==> flow/design.v <==
`timescale 1ns / 1ps
module score(
	 score,
	 grid, ai, opponent, clk
    );
output [8:0] score;
input [83:0] grid;
input [6:0] ai;
input [6:0] opponent;
input clk;
reg [8:0] score_r;
assign score = score_r;
wire clk;
wire [2:0] aithrees;
wire aifour;
reg aivert;
wire aihoriz;
reg [3:0] aihoriz_r;
assign aihoriz = |aihoriz_r;
wire aidiagup;
reg [3:0] aidiagup_r;
assign aidiagup = |aidiagup_r;
wire aidiagdown;
reg [3:0] aidiagdown_r;
assign aidiagdown = |aidiagdown_r;
assign aifour = aivert | aihoriz | aidiagup | aidiagdown;
reg aivert3;
reg [2:0] aihoriz3_r;
reg [2:0] aidiagup3_r;
reg [2:0] aidiagdown3_r;
assign aithrees = aihoriz3_r[2] + aihoriz3_r[1] + aihoriz3_r[0] + aidiagup3_r[2] + aidiagup3_r[1] + aidiagup3_r[0] + aidiagdown3_r[2] + aidiagdown3_r[1] + aidiagdown3_r[0] + aivert3;
wire [2:0] opponentthrees;
wire opponentfour;
reg opponentvert;
wire opponenthoriz;
reg [3:0] opponenthoriz_r;
assign opponenthoriz = |opponenthoriz_r;
wire opponentdiagup;
reg [3:0] opponentdiagup_r;
assign opponentdiagup = |opponentdiagup_r;
wire opponentdiagdown;
reg [3:0] opponentdiagdown_r;
assign opponentdiagdown = |opponentdiagdown_r;
assign opponentfour = opponentvert | opponenthoriz | opponentdiagup | opponentdiagdown;
reg opponentvert3;
reg [2:0] opponenthoriz3_r;
reg [2:0] opponentdiagup3_r;
reg [2:0] opponentdiagdown3_r;
assign opponentthrees = opponenthoriz3_r[2] + opponenthoriz3_r[1] + opponenthoriz3_r[0] + opponentdiagup3_r[2] + opponentdiagup3_r[1] + opponentdiagup3_r[0] + opponentdiagdown3_r[2] + opponentdiagdown3_r[1] + opponentdiagdown3_r[0] + opponentvert3;
always @ (*)
  begin
    if(ai > 41)
	 begin
	   aivert = grid[ai + 1  - 1] & grid[ai + 1  - 15] & grid[ai + 1  - 29] & grid[ai + 1  - 43];
	 end
	 else
	 begin
	   aivert = 0;
	 end
	 if(ai == 83 || ai == 69 || ai == 55 || ai == 41 || ai == 27 || ai == 13)
	 begin
	   aihoriz_r[0] = grid[ai + 1  - 1] & grid[ai + 1  - 3] & grid[ai + 1  - 5] & grid[ai + 1  - 7];
	   aihoriz_r[3:1] = 0;
	 end
	 else if(ai == 81 || ai == 67 || ai == 53 || ai == 39 || ai == 25 || ai == 11)
	 begin
		aihoriz_r[0] = grid[ai + 1  - 1] & grid[ai + 1  - 3] & grid[ai + 1  - 5] & grid[ai + 1  - 7];
	   aihoriz_r[1] = grid[ai + 1  - 1] & grid[ai + 1  - 3] & grid[ai + 1  - 5] & grid[ai + 1  + 1];
      aihoriz_r[3:2] = 0;
    end
	 else if(ai == 79 || ai == 65 || ai == 51 || ai == 37 || ai == 23 || ai == 9)
	 begin
		aihoriz_r[0] = grid[ai + 1  - 1] & grid[ai + 1  - 3] & grid[ai + 1  - 5] & grid[ai + 1  - 7];
	   aihoriz_r[1] = grid[ai + 1  - 1] & grid[ai + 1  - 3] & grid[ai + 1  - 5] & grid[ai + 1  + 1];
      aihoriz_r[2] = grid[ai + 1  - 1] & grid[ai + 1  - 3] & grid[ai + 1  + 3] & grid[ai + 1  + 1];
		aihoriz_r[3] = 0;
    end
	 else if(ai == 77 || ai == 63 || ai == 49 || ai == 35 || ai == 21 || ai == 7)
	 begin
		aihoriz_r[0] = grid[ai + 1  - 1] & grid[ai + 1  - 3] & grid[ai + 1  - 5] & grid[ai + 1  - 7];
	   aihoriz_r[1] = grid[ai + 1  - 1] & grid[ai + 1  - 3] & grid[ai + 1  - 5] & grid[ai + 1  + 1];
      aihoriz_r[2] = grid[ai + 1  - 1] & grid[ai + 1  - 3] & grid[ai + 1  + 3] & grid[ai + 1  + 1];
		aihoriz_r[3] = grid[ai + 1  - 1] & grid[ai + 1  + 5] & grid[ai + 1  + 3] & grid[ai + 1  + 1];
    end
	 else if(ai == 75 || ai == 61 || ai == 47 || ai == 33 || ai == 19 || ai == 5)
    begin
		aihoriz_r[0] = 0;
	   aihoriz_r[1] = grid[ai + 1  - 1] & grid[ai + 1  - 3] & grid[ai + 1  - 5] & grid[ai + 1  + 1];
      aihoriz_r[2] = grid[ai + 1  - 1] & grid[ai + 1  - 3] & grid[ai + 1  + 3] & grid[ai + 1  + 1];
		aihoriz_r[3] = grid[ai + 1  - 1] & grid[ai + 1  + 5] & grid[ai + 1  + 3] & grid[ai + 1  + 1];
    end
	 else if(ai == 73 || ai == 59 || ai == 45 || ai == 31 || ai == 17 || ai == 3)
	 begin
		aihoriz_r[1:0] = 0;     
	   aihoriz_r[2] = grid[ai + 1  - 1] & grid[ai + 1  - 3] & grid[ai + 1  + 3] & grid[ai + 1  + 1];
		aihoriz_r[3] = grid[ai + 1  - 1] & grid[ai + 1  + 5] & grid[ai + 1  + 3] & grid[ai + 1  + 1];
    end
	 else if(ai == 71 || ai == 57 || ai == 43 || ai == 29 || ai == 15 || ai == 1)
	 begin  
		aihoriz_r[2:0] = 0;
		aihoriz_r[3] = grid[ai + 1  - 1] & grid[ai + 1  + 5] & grid[ai + 1  + 3] & grid[ai + 1  + 1];
    end
	 else
	 begin
	   aihoriz_r = 0;
	 end
	 if(ai == 77 || ai == 75|| ai == 73 || ai == 71 || ai == 57 || ai == 43)
	 begin
	   aidiagup_r[0] = grid[ai + 1  - 1] & grid[ai + 1  - 13] & grid[ai + 1  - 25] & grid[ai + 1  - 37];
	   aidiagup_r[3:1] = 0;
	 end
	 else if(ai == 63 || ai == 61 || ai == 59 || ai == 45)
	 begin
	   aidiagup_r[0] = grid[ai + 1  - 1] & grid[ai + 1  - 13] & grid[ai + 1  - 25] & grid[ai + 1  - 37];
	   aidiagup_r[1] = grid[ai + 1  - 1] & grid[ai + 1  - 13] & grid[ai + 1  - 25] & grid[ai + 1  + 11];
      aidiagup_r[3:2] = 0;
    end
	 else if(ai == 49 || ai == 47)
	 begin
	   aidiagup_r[0] = grid[ai + 1  - 1] & grid[ai + 1  - 13] & grid[ai + 1  - 25] & grid[ai + 1  - 37];
	   aidiagup_r[1] = grid[ai + 1  - 1] & grid[ai + 1  - 13] & grid[ai + 1  - 25] & grid[ai + 1  + 11];
      aidiagup_r[2] = grid[ai + 1  - 1] & grid[ai + 1  - 13] & grid[ai + 1  + 23] & grid[ai + 1  + 11];
      aidiagup_r[3] = 0;
	 end
	 else if(ai == 13 || ai == 11 || ai == 9 || ai == 7 || ai == 27 || ai == 41)
	 begin
		aidiagup_r[0] = 0;
	   aidiagup_r[1] = 0;
      aidiagup_r[2] = 0;
      aidiagup_r[3] = grid[ai + 1  - 1] & grid[ai + 1  + 35] & grid[ai + 1  + 23] & grid[ai + 1  + 11];
	 end
	 else if(ai == 25 || ai == 23 || ai == 21 || ai == 39)
	 begin
	   aidiagup_r[0] = 0;
	   aidiagup_r[1] = 0;
      aidiagup_r[2] = grid[ai + 1  - 1] & grid[ai + 1  - 13] & grid[ai + 1  + 23] & grid[ai + 1  + 11];
      aidiagup_r[3] = grid[ai + 1  - 1] & grid[ai + 1  + 35] & grid[ai + 1  + 23] & grid[ai + 1  + 11];
	 end
	 else if(ai == 37 || ai == 35)
	 begin
	   aidiagup_r[0] = 0;
	   aidiagup_r[1] = grid[ai + 1  - 1] & grid[ai + 1  - 13] & grid[ai + 1  - 25] & grid[ai + 1  + 11];
      aidiagup_r[2] = grid[ai + 1  - 1] & grid[ai + 1  - 13] & grid[ai + 1  + 23] & grid[ai + 1  + 11];
      aidiagup_r[3] = grid[ai + 1  - 1] & grid[ai + 1  + 35] & grid[ai + 1  + 23] & grid[ai + 1  + 11];
	 end
	 else if(ai == 51 || ai == 33)
	 begin
	   aidiagup_r[0] = 0;
	   aidiagup_r[1] = grid[ai + 1  - 1] & grid[ai + 1  - 13] & grid[ai + 1  - 25] & grid[ai + 1  + 11];
      aidiagup_r[2] = grid[ai + 1  - 1] & grid[ai + 1  - 13] & grid[ai + 1  + 23] & grid[ai + 1  + 11];
      aidiagup_r[3] = 0;
	 end
	 else if(ai == 19 || ai == 53)
	 begin
	   aidiagup_r[0] = 0;
	   aidiagup_r[1] = 0;
      aidiagup_r[2] = grid[ai + 1  - 1] & grid[ai + 1  - 13] & grid[ai + 1  + 23] & grid[ai + 1  + 11];
      aidiagup_r[3] = 0;
	 end
	 else if(ai == 65 || ai == 31)
	 begin
	   aidiagup_r[0] = 0;
	   aidiagup_r[1] = grid[ai + 1  - 1] & grid[ai + 1  - 13] & grid[ai + 1  - 25] & grid[ai + 1  + 11];
      aidiagup_r[2] = 0;
      aidiagup_r[3] = 0;    
	 end
	 else
	 begin
	   aidiagup_r = 0;
	 end
	 if(ai == 7 || ai == 5 || ai == 3 || ai == 1 || ai == 15 || ai == 29)
	 begin
	   aidiagdown_r[0] = grid[ai + 1  - 1] & grid[ai + 1  + 15] & grid[ai + 1  + 31] & grid[ai + 1  + 47];
	   aidiagdown_r[3:1] = 0;
	 end
	 else if(ai == 21 || ai == 19 || ai == 17 || ai == 31)
	 begin
      aidiagdown_r[0] = grid[ai + 1  - 1] & grid[ai + 1  + 15] & grid[ai + 1  + 31] & grid[ai + 1  + 47];
	   aidiagdown_r[1] = grid[ai + 1  - 1] & grid[ai + 1  + 15] & grid[ai + 1  + 31] & grid[ai + 1  - 17];
      aidiagdown_r[3:2] = 0;
    end
	 else if(ai == 35 || ai == 33)
	 begin
	   aidiagdown_r[0] = grid[ai + 1  - 1] & grid[ai + 1  + 15] & grid[ai + 1  + 31] & grid[ai + 1  + 47];
	   aidiagdown_r[1] = grid[ai + 1  - 1] & grid[ai + 1  + 15] & grid[ai + 1  + 31] & grid[ai + 1  - 17];
      aidiagdown_r[2] = grid[ai + 1  - 1] & grid[ai + 1  + 15] & grid[ai + 1  - 33] & grid[ai + 1  - 17];
	   aidiagdown_r[3] = 0;
	 end
	 else if(ai == 83 || ai == 81 || ai == 79 || ai == 77 || ai == 69 || ai == 55)
	 begin
		aidiagdown_r[0] = 0;
	   aidiagdown_r[1] = 0;
      aidiagdown_r[2] = 0;
      aidiagdown_r[3] = grid[ai + 1  - 1] & grid[ai + 1  - 49] & grid[ai + 1  - 33] & grid[ai + 1  - 17];
    end
	 else if(ai == 67 || ai == 65 || ai == 63 || ai == 53)
	 begin
	   aidiagdown_r[0] = 0;
	   aidiagdown_r[1] = 0;
      aidiagdown_r[2] = grid[ai + 1  - 1] & grid[ai + 1  + 15] & grid[ai + 1  - 33] & grid[ai + 1  - 17];
	   aidiagdown_r[3] = grid[ai + 1  - 1] & grid[ai + 1  - 49] & grid[ai + 1  - 33] & grid[ai + 1  - 17];
	 end
	 else if(ai == 51 || ai == 49)
	 begin
	   aidiagdown_r[0] = 0;
      aidiagdown_r[1] = grid[ai + 1  - 1] & grid[ai + 1  + 15] & grid[ai + 1  + 31] & grid[ai + 1  - 17];
      aidiagdown_r[2] = grid[ai + 1  - 1] & grid[ai + 1  + 15] & grid[ai + 1  - 33] & grid[ai + 1  - 17];
      aidiagdown_r[3] = grid[ai + 1  - 1] & grid[ai + 1  - 49] & grid[ai + 1  - 33] & grid[ai + 1  - 17];
	 end
	 else if(ai == 37 || ai == 47)
	 begin
	   aidiagdown_r[0] = 0;
      aidiagdown_r[1] = grid[ai + 1  - 1] & grid[ai + 1  + 15] & grid[ai + 1  + 31] & grid[ai + 1  - 17];
      aidiagdown_r[2] = grid[ai + 1  - 1] & grid[ai + 1  + 15] & grid[ai + 1  - 33] & grid[ai + 1  - 17];
      aidiagdown_r[3] = 0;
	 end
	 else if(ai == 61 || ai == 39)
	 begin
	   aidiagdown_r[0] = 0;
	   aidiagdown_r[1] = 0;
      aidiagdown_r[2] = grid[ai + 1  - 1] & grid[ai + 1  + 15] & grid[ai + 1  - 33] & grid[ai + 1  - 17];
      aidiagdown_r[3] = 0;
	 end
	 else if(ai == 23 || ai == 45)
	 begin
	   aidiagdown_r[0] = 0;
      aidiagdown_r[1] = grid[ai + 1  - 1] & grid[ai + 1  + 15] & grid[ai + 1  + 31] & grid[ai + 1  - 17];
      aidiagdown_r[2] = 0;
      aidiagdown_r[3] = 0;    
	 end
	 else
	 begin
	   aidiagdown_r = 0;
	 end
    if(ai > 27)
	 begin
	   aivert3 = grid[ai + 1  - 1] & grid[ai + 1  - 15] & grid[ai + 1  - 29];
	 end
	 else
	 begin
	   aivert3 = 0;
	 end
	 if(ai == 83 || ai == 69 || ai == 55 || ai == 41 || ai == 27 || ai == 13)
	 begin
	   aihoriz3_r[0] = grid[ai + 1  - 1] & grid[ai + 1  - 3] & grid[ai + 1  - 5];
	   aihoriz3_r[2:1] = 0;
	 end
	 else if(ai == 81 || ai == 67 || ai == 53 || ai == 39 || ai == 25 || ai == 11)
	 begin
		aihoriz3_r[0] = grid[ai + 1  - 1] & grid[ai + 1  - 3] & grid[ai + 1  - 5];
	   aihoriz3_r[1] = grid[ai + 1  - 1] & grid[ai + 1  - 3] & grid[ai + 1  + 1];
      aihoriz3_r[2] = 0;
    end
	 else if(ai == 79 || ai == 65 || ai == 51 || ai == 37 || ai == 23 || ai == 9 || ai == 77 || ai == 63 || ai == 49 || ai == 35 || ai == 21 || ai == 7 || ai == 75 || ai == 61 || ai == 47 || ai == 33 || ai == 19 || ai == 5)
	 begin
		aihoriz3_r[0] = grid[ai + 1  - 1] & grid[ai + 1  - 3] & grid[ai + 1  - 5];
	   aihoriz3_r[1] = grid[ai + 1  - 1] & grid[ai + 1  - 3] & grid[ai + 1  + 1];
      aihoriz3_r[2] = grid[ai + 1  - 1] & grid[ai + 1  + 3] & grid[ai + 1  + 1];
    end
	 else if(ai == 73 || ai == 59 || ai == 45 || ai == 31 || ai == 17 || ai == 3)
	 begin
		aihoriz3_r[0] = 0;     
	   aihoriz3_r[1] = grid[ai + 1  - 1] & grid[ai + 1  - 3] & grid[ai + 1  + 1];
      aihoriz3_r[2] = grid[ai + 1  - 1] & grid[ai + 1  + 3] & grid[ai + 1  + 1];
    end
	 else if(ai == 71 || ai == 57 || ai == 43 || ai == 29 || ai == 15 || ai == 1)
	 begin  
		aihoriz3_r[1:0] = 0;
		aihoriz3_r[2] = grid[ai + 1  - 1] & grid[ai + 1  + 3] & grid[ai + 1  + 1];
    end
	 else
	 begin
	   aihoriz3_r = 0;
	 end
	 if(ai == 79 || ai == 77 || ai == 75|| ai == 73 || ai == 71 || ai == 57 || ai == 43 || ai == 29)
	 begin
	   aidiagup3_r[0] = grid[ai + 1  - 1] & grid[ai + 1  - 13] & grid[ai + 1  - 25];
	   aidiagup3_r[2:1] = 0;
	 end
	 else if(ai == 65 || ai == 63 || ai == 61 || ai == 59 || ai == 45 || ai == 31)
	 begin
	   aidiagup3_r[0] = grid[ai + 1  - 1] & grid[ai + 1  - 13] & grid[ai + 1  - 25];
	   aidiagup3_r[1] = grid[ai + 1  - 1] & grid[ai + 1  - 13] & grid[ai + 1  + 11];
      aidiagup3_r[2] = 0;
    end
	 else if(ai == 51 || ai == 49 || ai == 47 || ai == 37 || ai == 35 || ai == 33)
	 begin
	   aidiagup3_r[0] = grid[ai + 1  - 1] & grid[ai + 1  - 13] & grid[ai + 1  - 25];
	   aidiagup3_r[1] = grid[ai + 1  - 1] & grid[ai + 1  - 13] & grid[ai + 1  + 11];
      aidiagup3_r[2] = grid[ai + 1  - 1] & grid[ai + 1  + 23] & grid[ai + 1  + 11];
	 end
	 else if(ai == 13 || ai == 11 || ai == 9 || ai == 7 || ai == 5 || ai == 27 || ai == 41 || ai == 55)
	 begin
		aidiagup3_r[0] = 0;
	   aidiagup3_r[1] = 0;
      aidiagup3_r[2] = grid[ai + 1  - 1] & grid[ai + 1  + 23] & grid[ai + 1  + 11];
	 end
	 else if(ai == 25 || ai == 23 || ai == 21 || ai == 19 || ai == 39 ||ai == 53)
	 begin
	   aidiagup3_r[0] = 0;
	   aidiagup3_r[1] = grid[ai + 1  - 1] & grid[ai + 1  - 13] & grid[ai + 1  + 11];
      aidiagup3_r[2] = grid[ai + 1  - 1] & grid[ai + 1  + 23] & grid[ai + 1  + 11];
	 end
	 else if(ai == 17 || ai == 67)
	 begin
	   aidiagup3_r[0] = 0;
	   aidiagup3_r[1] = grid[ai + 1  - 1] & grid[ai + 1  - 13] & grid[ai + 1  + 11];
      aidiagup3_r[2] = 0;
	 end
	 else
	 begin
	   aidiagup3_r = 0;
	 end
	 if(ai == 9 || ai == 7 || ai == 5|| ai == 3 || ai == 1 || ai == 15 || ai == 29 || ai == 43)
	 begin
	 	aidiagdown3_r[0] = grid[ai + 1  - 1] & grid[ai + 1  + 15] & grid[ai + 1  + 31];
	   aidiagdown3_r[2:1] = 0;
	 end
	 else if(ai == 23 || ai == 21 || ai == 19 || ai == 17 || ai == 31 || ai == 45)
	 begin
	 	aidiagdown3_r[0] = grid[ai + 1  - 1] & grid[ai + 1  + 15] & grid[ai + 1  + 31];
	   aidiagdown3_r[1] = grid[ai + 1  - 1] & grid[ai + 1  + 15] & grid[ai + 1  - 17];
      aidiagdown3_r[2] = 0;
    end
	 else if(ai == 51 || ai == 49 || ai == 47 || ai == 37 || ai == 35 || ai == 33)
	 begin
	 	aidiagdown3_r[0] = grid[ai + 1  - 1] & grid[ai + 1  + 15] & grid[ai + 1  + 31];
	   aidiagdown3_r[1] = grid[ai + 1  - 1] & grid[ai + 1  + 15] & grid[ai + 1  - 17];
      aidiagdown3_r[2] = grid[ai + 1  - 1] & grid[ai + 1  - 33] & grid[ai + 1  - 17];
	 end
	 else if(ai == 83 || ai == 81 || ai == 79 || ai == 77 || ai == 75 || ai == 69 || ai == 55 || ai == 41)
	 begin
		aidiagdown3_r[0] = 0;
	   aidiagdown3_r[1] = 0;
      aidiagdown3_r[2] = grid[ai + 1  - 1] & grid[ai + 1  - 33] & grid[ai + 1  - 17];
	 end
	 else if(ai == 67 || ai == 65 || ai == 63 || ai == 61 || ai == 53 ||ai == 39)
	 begin
	   aidiagdown3_r[0] = 0;
	   aidiagdown3_r[1] = grid[ai + 1  - 1] & grid[ai + 1  + 15] & grid[ai + 1  - 17];
      aidiagdown3_r[2] = grid[ai + 1  - 1] & grid[ai + 1  - 33] & grid[ai + 1  - 17];
	 end
	 else if(ai == 59 || ai == 25)
	 begin
	   aidiagdown3_r[0] = 0;
	   aidiagdown3_r[1] = grid[ai + 1  - 1] & grid[ai + 1  + 15] & grid[ai + 1  - 17];
      aidiagdown3_r[2] = 0;
	 end
	 else
	 begin
	   aidiagdown3_r = 0;
	 end
    if(opponent + 1 > 41)
	 begin
	   opponentvert = grid[opponent + 1 - 1] & grid[opponent + 1 - 15] & grid[opponent + 1 - 29] & grid[opponent + 1 - 43];
	 end
	 else
	 begin
	   opponentvert = 0;
	 end
	 if(opponent + 1 == 83 || opponent + 1 == 69 || opponent + 1 == 55 || opponent + 1 == 41 || opponent + 1 == 27 || opponent + 1 == 13)
	 begin
	   opponenthoriz_r[0] = grid[opponent + 1 - 1] & grid[opponent + 1 - 3] & grid[opponent + 1 - 5] & grid[opponent + 1 - 7];
	   opponenthoriz_r[3:1] = 0;
	 end
	 else if(opponent + 1 == 81 || opponent + 1 == 67 || opponent + 1 == 53 || opponent + 1 == 39 || opponent + 1 == 25 || opponent + 1 == 11)
	 begin
		opponenthoriz_r[0] = grid[opponent + 1 - 1] & grid[opponent + 1 - 3] & grid[opponent + 1 - 5] & grid[opponent + 1 - 7];
	   opponenthoriz_r[1] = grid[opponent + 1 - 1] & grid[opponent + 1 - 3] & grid[opponent + 1 - 5] & grid[opponent + 1 + 1];
      opponenthoriz_r[3:2] = 0;
    end
	 else if(opponent + 1 == 79 || opponent + 1 == 65 || opponent + 1 == 51 || opponent + 1 == 37 || opponent + 1 == 23 || opponent + 1 == 9)
	 begin
		opponenthoriz_r[0] = grid[opponent + 1 - 1] & grid[opponent + 1 - 3] & grid[opponent + 1 - 5] & grid[opponent + 1 - 7];
	   opponenthoriz_r[1] = grid[opponent + 1 - 1] & grid[opponent + 1 - 3] & grid[opponent + 1 - 5] & grid[opponent + 1 + 1];
      opponenthoriz_r[2] = grid[opponent + 1 - 1] & grid[opponent + 1 - 3] & grid[opponent + 1 + 3] & grid[opponent + 1 + 1];
		opponenthoriz_r[3] = 0;
    end
	 else if(opponent + 1 == 77 || opponent + 1 == 63 || opponent + 1 == 49 || opponent + 1 == 35 || opponent + 1 == 21 || opponent + 1 == 7)
	 begin
		opponenthoriz_r[0] = grid[opponent + 1 - 1] & grid[opponent + 1 - 3] & grid[opponent + 1 - 5] & grid[opponent + 1 - 7];
	   opponenthoriz_r[1] = grid[opponent + 1 - 1] & grid[opponent + 1 - 3] & grid[opponent + 1 - 5] & grid[opponent + 1 + 1];
      opponenthoriz_r[2] = grid[opponent + 1 - 1] & grid[opponent + 1 - 3] & grid[opponent + 1 + 3] & grid[opponent + 1 + 1];
		opponenthoriz_r[3] = grid[opponent + 1 - 1] & grid[opponent + 1 + 5] & grid[opponent + 1 + 3] & grid[opponent + 1 + 1];
    end
	 else if(opponent + 1 == 75 || opponent + 1 == 61 || opponent + 1 == 47 || opponent + 1 == 33 || opponent + 1 == 19 || opponent + 1 == 5)
    begin
		opponenthoriz_r[0] = 0;
	   opponenthoriz_r[1] = grid[opponent + 1 - 1] & grid[opponent + 1 - 3] & grid[opponent + 1 - 5] & grid[opponent + 1 + 1];
      opponenthoriz_r[2] = grid[opponent + 1 - 1] & grid[opponent + 1 - 3] & grid[opponent + 1 + 3] & grid[opponent + 1 + 1];
		opponenthoriz_r[3] = grid[opponent + 1 - 1] & grid[opponent + 1 + 5] & grid[opponent + 1 + 3] & grid[opponent + 1 + 1];
    end
	 else if(opponent + 1 == 73 || opponent + 1 == 59 || opponent + 1 == 45 || opponent + 1 == 31 || opponent + 1 == 17 || opponent + 1 == 3)
	 begin
		opponenthoriz_r[1:0] = 0;     
	   opponenthoriz_r[2] = grid[opponent + 1 - 1] & grid[opponent + 1 - 3] & grid[opponent + 1 + 3] & grid[opponent + 1 + 1];
		opponenthoriz_r[3] = grid[opponent + 1 - 1] & grid[opponent + 1 + 5] & grid[opponent + 1 + 3] & grid[opponent + 1 + 1];
    end
	 else if(opponent + 1 == 71 || opponent + 1 == 57 || opponent + 1 == 43 || opponent + 1 == 29 || opponent + 1 == 15 || opponent + 1 == 1)
	 begin  
		opponenthoriz_r[2:0] = 0;
		opponenthoriz_r[3] = grid[opponent + 1 - 1] & grid[opponent + 1 + 5] & grid[opponent + 1 + 3] & grid[opponent + 1 + 1];
    end
	 else
	 begin
	   opponenthoriz_r = 0;
	 end
	 if(opponent + 1 == 77 || opponent + 1 == 75|| opponent + 1 == 73 || opponent + 1 == 71 || opponent + 1 == 57 || opponent + 1 == 43)
	 begin
	   opponentdiagup_r[0] = grid[opponent + 1 - 1] & grid[opponent + 1 - 13] & grid[opponent + 1 - 25] & grid[opponent + 1 - 37];
	   opponentdiagup_r[3:1] = 0;
	 end
	 else if(opponent + 1 == 63 || opponent + 1 == 61 || opponent + 1 == 59 || opponent + 1 == 45)
	 begin
	   opponentdiagup_r[0] = grid[opponent + 1 - 1] & grid[opponent + 1 - 13] & grid[opponent + 1 - 25] & grid[opponent + 1 - 37];
	   opponentdiagup_r[1] = grid[opponent + 1 - 1] & grid[opponent + 1 - 13] & grid[opponent + 1 - 25] & grid[opponent + 1 + 11];
      opponentdiagup_r[3:2] = 0;
    end
	 else if(opponent + 1 == 49 || opponent + 1 == 47)
	 begin
	   opponentdiagup_r[0] = grid[opponent + 1 - 1] & grid[opponent + 1 - 13] & grid[opponent + 1 - 25] & grid[opponent + 1 - 37];
	   opponentdiagup_r[1] = grid[opponent + 1 - 1] & grid[opponent + 1 - 13] & grid[opponent + 1 - 25] & grid[opponent + 1 + 11];
      opponentdiagup_r[2] = grid[opponent + 1 - 1] & grid[opponent + 1 - 13] & grid[opponent + 1 + 23] & grid[opponent + 1 + 11];
      opponentdiagup_r[3] = 0;
	 end
	 else if(opponent + 1 == 13 || opponent + 1 == 11 || opponent + 1 == 9 || opponent + 1 == 7 || opponent + 1 == 27 || opponent + 1 == 41)
	 begin
		opponentdiagup_r[0] = 0;
	   opponentdiagup_r[1] = 0;
      opponentdiagup_r[2] = 0;
      opponentdiagup_r[3] = grid[opponent + 1 - 1] & grid[opponent + 1 + 35] & grid[opponent + 1 + 23] & grid[opponent + 1 + 11];
	 end
	 else if(opponent + 1 == 25 || opponent + 1 == 23 || opponent + 1 == 21 || opponent + 1 == 39)
	 begin
	   opponentdiagup_r[0] = 0;
	   opponentdiagup_r[1] = 0;
      opponentdiagup_r[2] = grid[opponent + 1 - 1] & grid[opponent + 1 - 13] & grid[opponent + 1 + 23] & grid[opponent + 1 + 11];
      opponentdiagup_r[3] = grid[opponent + 1 - 1] & grid[opponent + 1 + 35] & grid[opponent + 1 + 23] & grid[opponent + 1 + 11];
	 end
	 else if(opponent + 1 == 37 || opponent + 1 == 35)
	 begin
	   opponentdiagup_r[0] = 0;
	   opponentdiagup_r[1] = grid[opponent + 1 - 1] & grid[opponent + 1 - 13] & grid[opponent + 1 - 25] & grid[opponent + 1 + 11];
      opponentdiagup_r[2] = grid[opponent + 1 - 1] & grid[opponent + 1 - 13] & grid[opponent + 1 + 23] & grid[opponent + 1 + 11];
      opponentdiagup_r[3] = grid[opponent + 1 - 1] & grid[opponent + 1 + 35] & grid[opponent + 1 + 23] & grid[opponent + 1 + 11];
	 end
	 else if(opponent + 1 == 51 || opponent + 1 == 33)
	 begin
	   opponentdiagup_r[0] = 0;
	   opponentdiagup_r[1] = grid[opponent + 1 - 1] & grid[opponent + 1 - 13] & grid[opponent + 1 - 25] & grid[opponent + 1 + 11];
      opponentdiagup_r[2] = grid[opponent + 1 - 1] & grid[opponent + 1 - 13] & grid[opponent + 1 + 23] & grid[opponent + 1 + 11];
      opponentdiagup_r[3] = 0;
	 end
	 else if(opponent + 1 == 19 || opponent + 1 == 53)
	 begin
	   opponentdiagup_r[0] = 0;
	   opponentdiagup_r[1] = 0;
      opponentdiagup_r[2] = grid[opponent + 1 - 1] & grid[opponent + 1 - 13] & grid[opponent + 1 + 23] & grid[opponent + 1 + 11];
      opponentdiagup_r[3] = 0;
	 end
	 else if(opponent + 1 == 65 || opponent + 1 == 31)
	 begin
	   opponentdiagup_r[0] = 0;
	   opponentdiagup_r[1] = grid[opponent + 1 - 1] & grid[opponent + 1 - 13] & grid[opponent + 1 - 25] & grid[opponent + 1 + 11];
      opponentdiagup_r[2] = 0;
      opponentdiagup_r[3] = 0;    
	 end
	 else
	 begin
	   opponentdiagup_r = 0;
	 end
	 if(opponent + 1 == 7 || opponent + 1 == 5 || opponent + 1 == 3 || opponent + 1 == 1 || opponent + 1 == 15 || opponent + 1 == 29)
	 begin
	   opponentdiagdown_r[0] = grid[opponent + 1 - 1] & grid[opponent + 1 + 15] & grid[opponent + 1 + 31] & grid[opponent + 1 + 47];
	   opponentdiagdown_r[3:1] = 0;
	 end
	 else if(opponent + 1 == 21 || opponent + 1 == 19 || opponent + 1 == 17 || opponent + 1 == 31)
	 begin
      opponentdiagdown_r[0] = grid[opponent + 1 - 1] & grid[opponent + 1 + 15] & grid[opponent + 1 + 31] & grid[opponent + 1 + 47];
	   opponentdiagdown_r[1] = grid[opponent + 1 - 1] & grid[opponent + 1 + 15] & grid[opponent + 1 + 31] & grid[opponent + 1 - 17];
      opponentdiagdown_r[3:2] = 0;
    end
	 else if(opponent + 1 == 35 || opponent + 1 == 33)
	 begin
	   opponentdiagdown_r[0] = grid[opponent + 1 - 1] & grid[opponent + 1 + 15] & grid[opponent + 1 + 31] & grid[opponent + 1 + 47];
	   opponentdiagdown_r[1] = grid[opponent + 1 - 1] & grid[opponent + 1 + 15] & grid[opponent + 1 + 31] & grid[opponent + 1 - 17];
      opponentdiagdown_r[2] = grid[opponent + 1 - 1] & grid[opponent + 1 + 15] & grid[opponent + 1 - 33] & grid[opponent + 1 - 17];
	   opponentdiagdown_r[3] = 0;
	 end
	 else if(opponent + 1 == 83 || opponent + 1 == 81 || opponent + 1 == 79 || opponent + 1 == 77 || opponent + 1 == 69 || opponent + 1 == 55)
	 begin
		opponentdiagdown_r[0] = 0;
	   opponentdiagdown_r[1] = 0;
      opponentdiagdown_r[2] = 0;
      opponentdiagdown_r[3] = grid[opponent + 1 - 1] & grid[opponent + 1 - 49] & grid[opponent + 1 - 33] & grid[opponent + 1 - 17];
    end
	 else if(opponent + 1 == 67 || opponent + 1 == 65 || opponent + 1 == 63 || opponent + 1 == 53)
	 begin
	   opponentdiagdown_r[0] = 0;
	   opponentdiagdown_r[1] = 0;
      opponentdiagdown_r[2] = grid[opponent + 1 - 1] & grid[opponent + 1 + 15] & grid[opponent + 1 - 33] & grid[opponent + 1 - 17];
	   opponentdiagdown_r[3] = grid[opponent + 1 - 1] & grid[opponent + 1 - 49] & grid[opponent + 1 - 33] & grid[opponent + 1 - 17];
	 end
	 else if(opponent + 1 == 51 || opponent + 1 == 49)
	 begin
	   opponentdiagdown_r[0] = 0;
      opponentdiagdown_r[1] = grid[opponent + 1 - 1] & grid[opponent + 1 + 15] & grid[opponent + 1 + 31] & grid[opponent + 1 - 17];
      opponentdiagdown_r[2] = grid[opponent + 1 - 1] & grid[opponent + 1 + 15] & grid[opponent + 1 - 33] & grid[opponent + 1 - 17];
      opponentdiagdown_r[3] = grid[opponent + 1 - 1] & grid[opponent + 1 - 49] & grid[opponent + 1 - 33] & grid[opponent + 1 - 17];
	 end
	 else if(opponent + 1 == 37 || opponent + 1 == 47)
	 begin
	   opponentdiagdown_r[0] = 0;
      opponentdiagdown_r[1] = grid[opponent + 1 - 1] & grid[opponent + 1 + 15] & grid[opponent + 1 + 31] & grid[opponent + 1 - 17];
      opponentdiagdown_r[2] = grid[opponent + 1 - 1] & grid[opponent + 1 + 15] & grid[opponent + 1 - 33] & grid[opponent + 1 - 17];
      opponentdiagdown_r[3] = 0;
	 end
	 else if(opponent + 1 == 61 || opponent + 1 == 39)
	 begin
	   opponentdiagdown_r[0] = 0;
	   opponentdiagdown_r[1] = 0;
      opponentdiagdown_r[2] = grid[opponent + 1 - 1] & grid[opponent + 1 + 15] & grid[opponent + 1 - 33] & grid[opponent + 1 - 17];
      opponentdiagdown_r[3] = 0;
	 end
	 else if(opponent + 1 == 23 || opponent + 1 == 45)
	 begin
	   opponentdiagdown_r[0] = 0;
      opponentdiagdown_r[1] = grid[opponent + 1 - 1] & grid[opponent + 1 + 15] & grid[opponent + 1 + 31] & grid[opponent + 1 - 17];
      opponentdiagdown_r[2] = 0;
      opponentdiagdown_r[3] = 0;    
	 end
	 else
	 begin
	   opponentdiagdown_r = 0;
	 end
    if(opponent + 1 > 27)
	 begin
	   opponentvert3 = grid[opponent + 1 - 1] & grid[opponent + 1 - 15] & grid[opponent + 1 - 29];
	 end
	 else
	 begin
	   opponentvert3 = 0;
	 end
	 if(opponent + 1 == 83 || opponent + 1 == 69 || opponent + 1 == 55 || opponent + 1 == 41 || opponent + 1 == 27 || opponent + 1 == 13)
	 begin
	   opponenthoriz3_r[0] = grid[opponent + 1 - 1] & grid[opponent + 1 - 3] & grid[opponent + 1 - 5];
	   opponenthoriz3_r[2:1] = 0;
	 end
	 else if(opponent + 1 == 81 || opponent + 1 == 67 || opponent + 1 == 53 || opponent + 1 == 39 || opponent + 1 == 25 || opponent + 1 == 11)
	 begin
		opponenthoriz3_r[0] = grid[opponent + 1 - 1] & grid[opponent + 1 - 3] & grid[opponent + 1 - 5];
	   opponenthoriz3_r[1] = grid[opponent + 1 - 1] & grid[opponent + 1 - 3] & grid[opponent + 1 + 1];
      opponenthoriz3_r[2] = 0;
    end
	 else if(opponent + 1 == 79 || opponent + 1 == 65 || opponent + 1 == 51 || opponent + 1 == 37 || opponent + 1 == 23 || opponent + 1 == 9 || opponent + 1 == 77 || opponent + 1 == 63 || opponent + 1 == 49 || opponent + 1 == 35 || opponent + 1 == 21 || opponent + 1 == 7 || opponent + 1 == 75 || opponent + 1 == 61 || opponent + 1 == 47 || opponent + 1 == 33 || opponent + 1 == 19 || opponent + 1 == 5)
	 begin
		opponenthoriz3_r[0] = grid[opponent + 1 - 1] & grid[opponent + 1 - 3] & grid[opponent + 1 - 5];
	   opponenthoriz3_r[1] = grid[opponent + 1 - 1] & grid[opponent + 1 - 3] & grid[opponent + 1 + 1];
      opponenthoriz3_r[2] = grid[opponent + 1 - 1] & grid[opponent + 1 + 3] & grid[opponent + 1 + 1];
    end
	 else if(opponent + 1 == 73 || opponent + 1 == 59 || opponent + 1 == 45 || opponent + 1 == 31 || opponent + 1 == 17 || opponent + 1 == 3)
	 begin
		opponenthoriz3_r[0] = 0;     
	   opponenthoriz3_r[1] = grid[opponent + 1 - 1] & grid[opponent + 1 - 3] & grid[opponent + 1 + 1];
      opponenthoriz3_r[2] = grid[opponent + 1 - 1] & grid[opponent + 1 + 3] & grid[opponent + 1 + 1];
    end
	 else if(opponent + 1 == 71 || opponent + 1 == 57 || opponent + 1 == 43 || opponent + 1 == 29 || opponent + 1 == 15 || opponent + 1 == 1)
	 begin  
		opponenthoriz3_r[1:0] = 0;
		opponenthoriz3_r[2] = grid[opponent + 1 - 1] & grid[opponent + 1 + 3] & grid[opponent + 1 + 1];
    end
	 else
	 begin
	   opponenthoriz3_r = 0;
	 end
	 if(opponent + 1 == 79 || opponent + 1 == 77 || opponent + 1 == 75|| opponent + 1 == 73 || opponent + 1 == 71 || opponent + 1 == 57 || opponent + 1 == 43 || opponent + 1 == 29)
	 begin
	   opponentdiagup3_r[0] = grid[opponent + 1 - 1] & grid[opponent + 1 - 13] & grid[opponent + 1 - 25];
	   opponentdiagup3_r[2:1] = 0;
	 end
	 else if(opponent + 1 == 65 || opponent + 1 == 63 || opponent + 1 == 61 || opponent + 1 == 59 || opponent + 1 == 45 || opponent + 1 == 31)
	 begin
	   opponentdiagup3_r[0] = grid[opponent + 1 - 1] & grid[opponent + 1 - 13] & grid[opponent + 1 - 25];
	   opponentdiagup3_r[1] = grid[opponent + 1 - 1] & grid[opponent + 1 - 13] & grid[opponent + 1 + 11];
      opponentdiagup3_r[2] = 0;
    end
	 else if(opponent + 1 == 51 || opponent + 1 == 49 || opponent + 1 == 47 || opponent + 1 == 37 || opponent + 1 == 35 || opponent + 1 == 33)
	 begin
	   opponentdiagup3_r[0] = grid[opponent + 1 - 1] & grid[opponent + 1 - 13] & grid[opponent + 1 - 25];
	   opponentdiagup3_r[1] = grid[opponent + 1 - 1] & grid[opponent + 1 - 13] & grid[opponent + 1 + 11];
      opponentdiagup3_r[2] = grid[opponent + 1 - 1] & grid[opponent + 1 + 23] & grid[opponent + 1 + 11];
	 end
	 else if(opponent + 1 == 13 || opponent + 1 == 11 || opponent + 1 == 9 || opponent + 1 == 7 || opponent + 1 == 5 || opponent + 1 == 27 || opponent + 1 == 41 || opponent + 1 == 55)
	 begin
		opponentdiagup3_r[0] = 0;
	   opponentdiagup3_r[1] = 0;
      opponentdiagup3_r[2] = grid[opponent + 1 - 1] & grid[opponent + 1 + 23] & grid[opponent + 1 + 11];
	 end
	 else if(opponent + 1 == 25 || opponent + 1 == 23 || opponent + 1 == 21 || opponent + 1 == 19 || opponent + 1 == 39 ||opponent + 1 == 53)
	 begin
	   opponentdiagup3_r[0] = 0;
	   opponentdiagup3_r[1] = grid[opponent + 1 - 1] & grid[opponent + 1 - 13] & grid[opponent + 1 + 11];
      opponentdiagup3_r[2] = grid[opponent + 1 - 1] & grid[opponent + 1 + 23] & grid[opponent + 1 + 11];
	 end
	 else if(opponent + 1 == 17 || opponent + 1 == 67)
	 begin
	   opponentdiagup3_r[0] = 0;
	   opponentdiagup3_r[1] = grid[opponent + 1 - 1] & grid[opponent + 1 - 13] & grid[opponent + 1 + 11];
      opponentdiagup3_r[2] = 0;
	 end
	 else
	 begin
	   opponentdiagup3_r = 0;
	 end
	 if(opponent + 1 == 9 || opponent + 1 == 7 || opponent + 1 == 5|| opponent + 1 == 3 || opponent + 1 == 1 || opponent + 1 == 15 || opponent + 1 == 29 || opponent + 1 == 43)
	 begin
	 	opponentdiagdown3_r[0] = grid[opponent + 1 - 1] & grid[opponent + 1 + 15] & grid[opponent + 1 + 31];
	   opponentdiagdown3_r[2:1] = 0;
	 end
	 else if(opponent + 1 == 23 || opponent + 1 == 21 || opponent + 1 == 19 || opponent + 1 == 17 || opponent + 1 == 31 || opponent + 1 == 45)
	 begin
	 	opponentdiagdown3_r[0] = grid[opponent + 1 - 1] & grid[opponent + 1 + 15] & grid[opponent + 1 + 31];
	   opponentdiagdown3_r[1] = grid[opponent + 1 - 1] & grid[opponent + 1 + 15] & grid[opponent + 1 - 17];
      opponentdiagdown3_r[2] = 0;
    end
	 else if(opponent + 1 == 51 || opponent + 1 == 49 || opponent + 1 == 47 || opponent + 1 == 37 || opponent + 1 == 35 || opponent + 1 == 33)
	 begin
	 	opponentdiagdown3_r[0] = grid[opponent + 1 - 1] & grid[opponent + 1 + 15] & grid[opponent + 1 + 31];
	   opponentdiagdown3_r[1] = grid[opponent + 1 - 1] & grid[opponent + 1 + 15] & grid[opponent + 1 - 17];
      opponentdiagdown3_r[2] = grid[opponent + 1 - 1] & grid[opponent + 1 - 33] & grid[opponent + 1 - 17];
	 end
	 else if(opponent + 1 == 83 || opponent + 1 == 81 || opponent + 1 == 79 || opponent + 1 == 77 || opponent + 1 == 75 || opponent + 1 == 69 || opponent + 1 == 55 || opponent + 1 == 41)
	 begin
		opponentdiagdown3_r[0] = 0;
	   opponentdiagdown3_r[1] = 0;
      opponentdiagdown3_r[2] = grid[opponent + 1 - 1] & grid[opponent + 1 - 33] & grid[opponent + 1 - 17];
	 end
	 else if(opponent + 1 == 67 || opponent + 1 == 65 || opponent + 1 == 63 || opponent + 1 == 61 || opponent + 1 == 53 ||opponent + 1 == 39)
	 begin
	   opponentdiagdown3_r[0] = 0;
	   opponentdiagdown3_r[1] = grid[opponent + 1 - 1] & grid[opponent + 1 + 15] & grid[opponent + 1 - 17];
      opponentdiagdown3_r[2] = grid[opponent + 1 - 1] & grid[opponent + 1 - 33] & grid[opponent + 1 - 17];
	 end
	 else if(opponent + 1 == 59 || opponent + 1 == 25)
	 begin
	   opponentdiagdown3_r[0] = 0;
	   opponentdiagdown3_r[1] = grid[opponent + 1 - 1] & grid[opponent + 1 + 15] & grid[opponent + 1 - 17];
      opponentdiagdown3_r[2] = 0;
	 end
	 else
	 begin
	   opponentdiagdown3_r = 0;
	 end
	 if(aifour)
	 begin
	   score_r = 9'b111111111;
	 end
	 else if(opponentfour)
	 begin
	   score_r = 0;
	 end
	 else
	 begin
	   if (ai % 14 > 7)
		begin
		  score_r = (200 + 10 * aithrees - 10 * opponentthrees + 14 - (ai % 14))% 512;
		end
		else
	   begin
		  score_r = (200 + 10 * aithrees - 10 * opponentthrees + ai % 14) % 512;
		end   
	 end
  end
endmodule
`timescale 1ns / 1ps
module minimax(
   opt, move,
   grid, column_counts, player, sw, clk
);
input [83:0] grid;
input [20:0] column_counts;
input player;
input sw;
input clk;
output [6:0] opt;
output move;
reg [83:0] grid_copy;
reg [83:0] grid_copy_2;
reg aimoved;
reg opponentmoved;
reg [6:0] ai;
reg [6:0] opponent;
reg [2:0] index;
reg move_r;
assign move = move_r;
reg initial_score;
reg [6:0] count;  
reg [2:0] column;
reg [6:0] opt_r;
assign opt = opt_r;
wire [8:0] optscore;
reg [8:0] optscore_r;
assign optscore = optscore_r;
wire [8:0] score;
wire [8:0] curscore;
reg [8:0] curscore_r;
assign curscore = curscore_r;
score score_(
   .score (score),
   .grid (grid_copy_2), .ai (ai), .opponent (opponent), .clk (clk)
    );
always @(posedge clk)
begin
  if (player == 0 || !sw)
  begin
    count = 0;
    move_r = 0;
    optscore_r = 0;
    opt_r = 1;
	 curscore_r = 0;
  end
  else if (count == 105)
  begin
    if(curscore >= optscore && aimoved)
    begin
      opt_r = ai;
      optscore_r = curscore_r;
    end
    move_r = 1;
    count = (count + 1) % 128;
  end
  else if (count > 105)
  begin
    move_r = 0;
  end
  else if (count % 15 == 0)
  begin
    if(count == 0)
    begin
      optscore_r = 0;
    end
    else if(curscore >= optscore && aimoved)
    begin
      opt_r = ai;
      optscore_r = curscore_r;
    end
	 initial_score = 1;
    if(column_counts[(count / 15)*3 + 2-:3] < 6)
    begin
	   column = (count / 15) % 8;
      grid_copy = grid;
      grid_copy[13 - (count / 15)*2 + column_counts[(count / 15)*3 + 2-:3] * 14-:2] = 2'b10;
      aimoved = 1;
      ai = (13 - (count / 15)*2 + column_counts[(count / 15)*3 + 2-:3] * 14) % 128;
    end
    else
    begin
      grid_copy = grid;
      aimoved = 0;
      ai = 1;
		column = 0;
    end
    count = (count + 1) % 128;
  end
  else if ((count % 15) % 2 == 1)
  begin
    if(aimoved)
	   begin
      if(column_counts[(((count % 15) - 1)/2)* 3 +2-:3] < 6 && (((count % 15) - 1)/2) != column)
      begin
        grid_copy_2 = grid_copy;
        grid_copy_2[14 - (count % 15) + column_counts[(((count % 15) - 1)/2)* 3 + 2-:3] * 14-:2] = 2'b01;
        opponentmoved = 1;
        opponent = (13 - (count % 15) + column_counts[(((count % 15) - 1)/2)* 3 + 2-:3] * 14)% 128;
      end
	   else if (ai < 70 && (((count % 15) - 1)/2) == column)
	   begin
	     grid_copy_2 = grid_copy;
        grid_copy_2[ai + 14-:2] = 2'b01;
        opponentmoved = 1;
        opponent = (ai + 13)% 128;
	   end
      else
      begin
        grid_copy_2 = grid_copy;
        opponentmoved = 0;
        opponent = 0;
      end
	 end
	 else
	 begin
	   grid_copy_2 = grid_copy;
      opponentmoved = 0;
      opponent = 0;
	 end
    count = (count + 1) % 128;
  end
  else
  begin
    if ((score < curscore || initial_score) && aimoved && opponentmoved)
    begin
      curscore_r = score;
		initial_score = 0;
    end
    count = (count + 1) % 128;
  end
end
endmodule
== Step by step through the tools: minimax ==
The steps from the RTL of minimax to its reports follow in flow order.
Lines are those of the file above, counted from 1.
Cell names lack the library's common part.
The mark - stands for no value.

* Top: minimax
* Clock input: clk
* Cell library: sky130hd
* Corner: tt_025C_1v80

== After elaboration ==
Source: Yosys, flattened and elaborated, memories not mapped. Widths are those after wreduce. Registers that Yosys merges into a memory's read port (data or address) are not register bits. Print and check cells do not count. Equal cells are merged and count once.

* Bits in registers: 221
* Input port bits: 108
* Output and inout port bits: 8
* Cells after elaboration: 895

* $add $sub $neg: 94
* $mul: 6
* Div/mod/pow operators: 3
* Magnitude comparators: 11
* Equal/unequal tests: 90
* Shifts and indexed selects: 52
* Muxes and demuxes: 236
* Bitwise gates (word level): 99
* Reduce/logical cells: 291

{| class="wikitable"
|+ Operators by type and width
! kind !! number
|-
| variable part select 84 x 32 -> 1 bit || 44
|-
| == test 32 x 6 -> 1 bit (second input constant) || 16
|-
| variable shift 2 x 33 -> 84 bit (first input constant) || 4
|-
| 2-to-1 mux 84 bit || 4
|-
| == test 32 x 7 -> 1 bit (second input constant) || 10
|-
| logical OR 1 bit || 268
|-
| == test 32 x 5 -> 1 bit (second input constant) || 8
|-
| subtractor 32 x 6 -> 32 bit (second input constant) || 8
|-
| modulo 7 x 4 -> 32 bit (second input constant) || 2
|-
| bitwise AND 84 bit || 3
|-
| OR 84 bit || 3
|-
| inverter 84 bit || 3
|-
| 2-to-1 mux 1 bit || 197
|-
| adder 32 x 1 -> 32 bit (second input constant) || 6
|-
| subtractor 32 x 2 -> 32 bit (second input constant) || 6
|-
| subtractor 32 x 5 -> 32 bit (second input constant) || 6
|-
| variable shift 1 x 33 -> 84 bit (first input constant) || 2
|-
| adder 32 x 2 -> 32 bit (second input constant) || 4
|-
| subtractor 32 x 3 -> 32 bit (second input constant) || 4
|-
| adder 32 x 4 -> 32 bit (second input constant) || 4
|-
| subtractor 32 x 4 -> 32 bit (second input constant) || 4
|-
| == test 32 x 4 -> 1 bit (second input constant) || 4
|-
| adder 32 x 5 -> 32 bit (second input constant) || 4
|-
| adder 32 x 6 -> 32 bit (second input constant) || 4
|-
| divider 7 x 4 -> 32 bit (second input constant) || 1
|-
| == test 7 x 6 -> 1 bit (second input constant) || 16
|-
| negator 32 -> 33 bit || 3
|-
| subtractor 32 x 1 -> 32 bit (second input constant) || 3
|}

Other operator kinds: 63; their cells: 241.

== Depth ==
Depth = most cells in a row (Yosys ltp): at word level without a register or memory, in the mapped netlist without a sequential cell, where the memories' decode and read muxes count.

* Word-level depth: 44
* ABC_AREA: 0
* Gate-level depth with buffers: 59

== Netlist ==
Source: synth_stat.txt of the flow (Yosys; design flattened, memories mapped). It holds for the ABC_AREA given above (unset counts as 0); a run with the other value may have another netlist.
The area totals of this step are shown rounded.

* Cell count: 3570
* Cell area after synthesis: 0.03 mm^2
* Sequential part of the area: 0.0063 mm^2
* Flip-flops: 219
* Buffer cells: 227

{| class="wikitable"
|+ Cells by type
! type !! number !! total area (um^2)
|-
| edfxtp_1 || 187 || 5.62E+03
|-
| mux4_2 || 96 || 2.16E+03
|-
| ha_1 || 140 || 1751.68
|-
| o21ai_0 || 262 || 1.31E+03
|-
| nand2_1 || 339 || 1272.47
|-
| xnor2_1 || 144 || 1261.21
|-
| nor2_1 || 327 || 1.23E+03
|-
| a21oi_1 || 230 || 1.15E+03
|-
| mux2i_1 || 112 || 1.12E+03
|-
| mux4_1 || 26 || 683.155
|-
| dfxtp_1 || 32 || 640.614
|-
| nor3_1 || 124 || 620.595
|-
| inv_1 || 146 || 548.026
|-
| mux2_2 || 48 || 540.518
|-
| clkbuf_1 || 142 || 533.011
|-
| nand3_1 || 99 || 495.475
|-
| fa_1 || 24 || 480.461
|-
| a211oi_1 || 62 || 465.446
|}

Not listed: further types 96, cells in them 1030.
The figures by module come from a second, unflattened synthesis with its own total; it is not the netlist above.

* Cells (unflattened synthesis): 3814
* Area total of the unflattened synthesis: 0.031 mm^2

Rows give one instance, submodules left out.

{| class="wikitable"
|+ Modules
! module !! times used !! cells !! area (mm^2) !! sequential area (mm^2)
|-
| minimax || 1 || 1654 || 0.016 || 0.0063
|-
| (name not given) || 1 || 2160 || 0.015 || 0
|}

== Path before layout ==
Path of least setup slack by OpenSTA after synthesis, without wires, with an ideal clock, recovery checks aside; 20% of the period is set as input and as output delay. Where synthesis merged equal registers, the netlist keeps one of their names.

* Path kind: register -> register
* Start point: register ai[1]
* End point: register (name not given)
* Clock period: 11.0 ns
* Launch time at the first pin: 0.000 ns
* Arrival time: 12.698 ns
* Data required time: 10.928 ns
* Slack: -1.770 ns
* Delay of the path: 12.770 ns
* Stages: 55
* Path buffers: 9
* Period reached after synthesis: 12.77 ns

"delay of the path" is the arrival time less input delay plus setup time.
"stages" counts driving pins, that of a launching flip-flop among them; a cell with two outputs on the path counts twice.
"period reached after synthesis" = period - worst setup slack (recovery checks aside). The figure is calculated, with input and output delays left at 20% of the set period.

* Path through: edfxtp_1 clkbuf_1 inv_1 clkbuf_1 clkbuf_1 clkbuf_1 clkbuf_1 ha_1 clkbuf_1 buf_1 clkinv_1 ha_1 o21a_1 o21a_1 nor2_1 mux4_2 o32ai_1 nor2_1 [... 19 more ...] inv_1 nor2_1 nor2_1 o21bai_1 a21oi_1 xnor2_1 mux2i_1 xnor2_1 o21ai_0 ha_1 a21oi_1 o21ai_0 a21oi_1 a31o_1 buf_6 and2_4 buf_6 mux2i_1

{| class="wikitable"
|+ RTL lines, path after synthesis
! what !! line !! RTL
|-
| start: declaration || 691 || <nowiki>reg [6:0] ai;</nowiki>
|-
| start: assignment || 754 || <nowiki>ai = (13 - (count / 15)*2 + column_counts[(count / 15)*3 + 2-:3] * 14) % 128;</nowiki>
|-
| start: assignment || 760 || <nowiki>ai = 1;</nowiki>
|-
| end: assignment || 720 ||
|-
| end: assignment || 802 ||
|-
| end: declaration || 706 ||
|}

Chain of elaborated cells between the ends: none given.

== Path in the finished layout ==
From the final timing report of flow run 1: the path of least setup slack in the routed layout; clock arrival at registers is part of the times.

* Path kind: register -> register
* Start point: register opponent[1]
* End point: register (name not given)
* Clock period: 9.33 ns
* Launch time at the first pin: 0.58 ns
* Arrival time: 11.47 ns
* Data required time: 9.81 ns
* Slack: -1.66 ns
* Stages: 49
* Path buffers: 5

The rows between start and end are the longest chain of elaborated cells between them; the timing report does not say that the signal goes this way. Where chains are equally long, one stands for them.
Each line given opens the expression or statement behind the cell; cells for indexed reads and writes are added by Yosys, which also makes memories of some case tables.
At most two assigning lines are given for a register; there are more.

* Path through: edfxtp_1 ha_4 buf_4 buf_4 and2_0 a21boi_1 o21ai_1 o311ai_0 buf_4 nand2_1 or3_4 nand2b_4 a2111oi_2 buf_4 fa_1 inv_1 fa_1 inv_2 [... 13 more ...] nor2_1 xnor2_1 ha_1 ha_4 inv_2 o21bai_2 a21oi_2 xnor2_1 mux2i_1 xnor2_1 o21ai_1 ha_1 a21oi_2 o21ai_1 a21oi_1 a31o_1 and2_4 mux2i_1
* Length of the longest elaborated chain: 43

{| class="wikitable"
|+ RTL lines, path post-layout
! what !! line !! RTL
|-
| start: declaration || 692 || <nowiki>reg [6:0] opponent;</nowiki>
|-
| start: assignment || 774 || <nowiki>opponent = (13 - (count % 15) + column_counts[(((count % 15) - 1)/2)* 3 + 2-:3] * 14)% 128;</nowiki>
|-
| start: assignment || 781 || <nowiki>opponent = (ai + 13)% 128;</nowiki>
|-
| adder 7 x 1 -> 8 bit || 555 || <nowiki>else if(opponent + 1 == 79 || opponent + 1 == 65 || opponent + 1 == 51 || opponent + 1 == 37 || opponent + 1 = ...</nowiki>
|-
| == test 32 x 7 -> 1 bit || 555 ||
|-
| logical OR 1 bit (17 in a row) || 555 ||
|-
| 2-to-1 mux 1 bit || 555 ||
|-
| 2-to-1 mux 1 bit || 549 || <nowiki>else if(opponent + 1 == 81 || opponent + 1 == 67 || opponent + 1 == 53 || opponent + 1 == 39 || opponent + 1 = ...</nowiki>
|-
| 2-to-1 mux 2 bit || 544 || <nowiki>if(opponent + 1 == 83 || opponent + 1 == 69 || opponent + 1 == 55 || opponent + 1 == 41 || opponent + 1 == 27 ...</nowiki>
|-
| adder 1 x 1 -> 2 bit || 49 || <nowiki>assign opponentthrees = opponenthoriz3_r[2] + opponenthoriz3_r[1] + opponenthoriz3_r[0] + opponentdiagup3_r[2] ...</nowiki>
|-
| [... 12 more ...] || - ||
|-
| 2-to-1 mux 9 bit || 664 || <nowiki>if (ai % 14 > 7)</nowiki>
|-
| 2-to-1 mux 9 bit || 658 || <nowiki>else if(opponentfour)</nowiki>
|-
| 2-to-1 mux 9 bit || 654 || <nowiki>if(aifour)</nowiki>
|-
| less-than comparator 9 bit || 800 ||
|-
| logical OR 1 bit || 800 ||
|-
| logical AND 1 bit (2 in a row) || 800 ||
|-
| AND reduction 5 bit || - ||
|-
| end: assignment || 720 ||
|-
| end: assignment || 802 ||
|-
| end: declaration || 706 ||
|}

## Implementation results

Top module minimax; platform sky130hd; tools Yosys and OpenROAD; 4 stored runs in no particular order. Input and output delays are each 20% of the period that was set; the output load is 0.01 pF.
By "achieved clock period" is meant the clock period of the run minus its worst setup slack. This is arithmetic on one report: input and output delays are still those of the set period (20% each).
By "worst setup path time" is meant the share of the clock period that the worst setup path is allowed (20% is reserved at inputs, 20% at outputs), minus its slack. Clock arrival times at its registers enter into it.
"power" is the tool's figure for a default switching activity; nothing was simulated.
The measured numbers are rounded.

Flow run 1
==> flow/run.sh <==
#!/bin/bash
# the make line also repeats the synthesis and layout settings of config.mk as NAME=value (left out here)
make -C /OpenROAD-flow-scripts/flow DESIGN_CONFIG=/design/flow/config.mk WORK_HOME=/design/flow/orfs CLKGATE_MAP_FILE= finish
==> flow/config.mk <==
export PLATFORM = sky130hd
export DESIGN_NAME = minimax
export DESIGN_NICKNAME = minimax
export VERILOG_FILES = /design/flow/design.v
export SDC_FILE = /design/flow/constraint.sdc
export NUM_CORES = 4
export LEC_CHECK = 0
export ABC_AREA = 0
export CAP_MARGIN = 20
export CELL_PAD_IN_SITES_DETAIL_PLACEMENT = 1
export CELL_PAD_IN_SITES_GLOBAL_PLACEMENT = 1
export CORE_ASPECT_RATIO = 1.13
export CORE_MARGIN = 8
export CORE_UTILIZATION = 25
export CTS_CLUSTER_DIAMETER = 205
export GPL_ROUTABILITY_DRIVEN = 0
export GPL_TIMING_DRIVEN = 1
export MIN_ROUTING_LAYER = met2
export PLACE_DENSITY_LB_ADDON = 0.14
export SETUP_SLACK_MARGIN = 0.7
export SLEW_MARGIN = 10
==> flow/constraint.sdc <==
create_clock -name core_clock -period 9.33 [get_ports {clk}]
set_input_delay 1.8660 -clock core_clock [delete_from_list [all_inputs] [get_ports {clk}]]
set_output_delay 1.8660 -clock core_clock [all_outputs]
set_load 0.01 [all_outputs]

==> results of flow run 1 <==
chip area after synthesis (Yosys): 0.03 mm^2
die area: 0.13 mm^2
standard-cell area of the final layout: 0.046 mm^2
utilization: 39 %
worst setup slack after layout: -1.7 ns
total negative slack: -76 ns
worst hold slack: 0.49 ns
power: 8.2 mW
achieved clock period: 10.994 ns
worst setup path time: 10.99 ns
worst setup path kind: register -> register

Flow run 2
==> flow/run.sh <==
#!/bin/bash
# the make line also repeats the synthesis and layout settings of config.mk as NAME=value (left out here)
make -C /OpenROAD-flow-scripts/flow DESIGN_CONFIG=/design/flow/config.mk WORK_HOME=/design/flow/orfs CLKGATE_MAP_FILE= finish
==> flow/config.mk <==
export PLATFORM = sky130hd
export DESIGN_NAME = minimax
export DESIGN_NICKNAME = minimax
export VERILOG_FILES = /design/flow/design.v
export SDC_FILE = /design/flow/constraint.sdc
export NUM_CORES = 4
export LEC_CHECK = 0
export CAP_MARGIN = 20
export CELL_PAD_IN_SITES_DETAIL_PLACEMENT = 0
export CORE_MARGIN = 2
export CORE_UTILIZATION = 65
export HOLD_SLACK_MARGIN = -0.03
export SLEW_MARGIN = 40
==> flow/constraint.sdc <==
create_clock -name core_clock -period 11.0 [get_ports {clk}]
set_input_delay 2.2000 -clock core_clock [delete_from_list [all_inputs] [get_ports {clk}]]
set_output_delay 2.2000 -clock core_clock [all_outputs]
set_load 0.01 [all_outputs]

==> results of flow run 2 <==
chip area after synthesis (Yosys): 0.03 mm^2
die area: 0.047 mm^2
standard-cell area of the final layout: 0.035 mm^2
utilization: 77 %
worst setup slack after layout: 0.012 ns
total negative slack: 0.000 ns
worst hold slack: 0.49 ns
power: 5.0 mW
achieved clock period: 10.988 ns
worst setup path time: 10.99 ns
worst setup path kind: register -> register

Flow run 3
==> flow/run.sh <==
#!/bin/bash
# the make line also repeats the synthesis and layout settings of config.mk as NAME=value (left out here)
make -C /OpenROAD-flow-scripts/flow DESIGN_CONFIG=/design/flow/config.mk WORK_HOME=/design/flow/orfs CLKGATE_MAP_FILE= finish
==> flow/config.mk <==
export PLATFORM = sky130hd
export DESIGN_NAME = minimax
export DESIGN_NICKNAME = minimax
export VERILOG_FILES = /design/flow/design.v
export SDC_FILE = /design/flow/constraint.sdc
export NUM_CORES = 4
export LEC_CHECK = 0
export CAP_MARGIN = 20
export CORE_MARGIN = 2
export CORE_UTILIZATION = 40
export SLEW_MARGIN = 20
==> flow/constraint.sdc <==
create_clock -name core_clock -period 11.0 [get_ports {clk}]
set_input_delay 2.2000 -clock core_clock [delete_from_list [all_inputs] [get_ports {clk}]]
set_output_delay 2.2000 -clock core_clock [all_outputs]
set_load 0.01 [all_outputs]

==> results of flow run 3 <==
chip area after synthesis (Yosys): 0.03 mm^2
die area: 0.076 mm^2
standard-cell area of the final layout: 0.036 mm^2
utilization: 49 %
worst setup slack after layout: 0.41 ns
total negative slack: 0.000 ns
worst hold slack: 0.49 ns
power: 5.0 mW
achieved clock period: 10.586 ns
worst setup path time: 10.59 ns
worst setup path kind: register -> register

Flow run 4
==> flow/run.sh <==
#!/bin/bash
# the make line also repeats the synthesis and layout settings of config.mk as NAME=value (left out here)
make -C /OpenROAD-flow-scripts/flow DESIGN_CONFIG=/design/flow/config.mk WORK_HOME=/design/flow/orfs CLKGATE_MAP_FILE= finish
==> flow/config.mk <==
export PLATFORM = sky130hd
export DESIGN_NAME = minimax
export DESIGN_NICKNAME = minimax
export VERILOG_FILES = /design/flow/design.v
export SDC_FILE = /design/flow/constraint.sdc
export NUM_CORES = 4
export LEC_CHECK = 0
export CAP_MARGIN = 20
export CORE_MARGIN = 2
export CORE_UTILIZATION = 40
export HOLD_SLACK_MARGIN = 0.08
export SLEW_MARGIN = 40
==> flow/constraint.sdc <==
create_clock -name core_clock -period 11.0 [get_ports {clk}]
set_input_delay 2.2000 -clock core_clock [delete_from_list [all_inputs] [get_ports {clk}]]
set_output_delay 2.2000 -clock core_clock [all_outputs]
set_load 0.01 [all_outputs]

==> results of flow run 4 <==
chip area after synthesis (Yosys): 0.03 mm^2
die area: 0.076 mm^2
standard-cell area of the final layout: 0.036 mm^2
utilization: 49 %
worst setup slack after layout: 0.30 ns
total negative slack: 0.000 ns
worst hold slack: 0.49 ns
power: 5.0 mW
achieved clock period: 10.702 ns
worst setup path time: 10.70 ns
worst setup path kind: register -> register
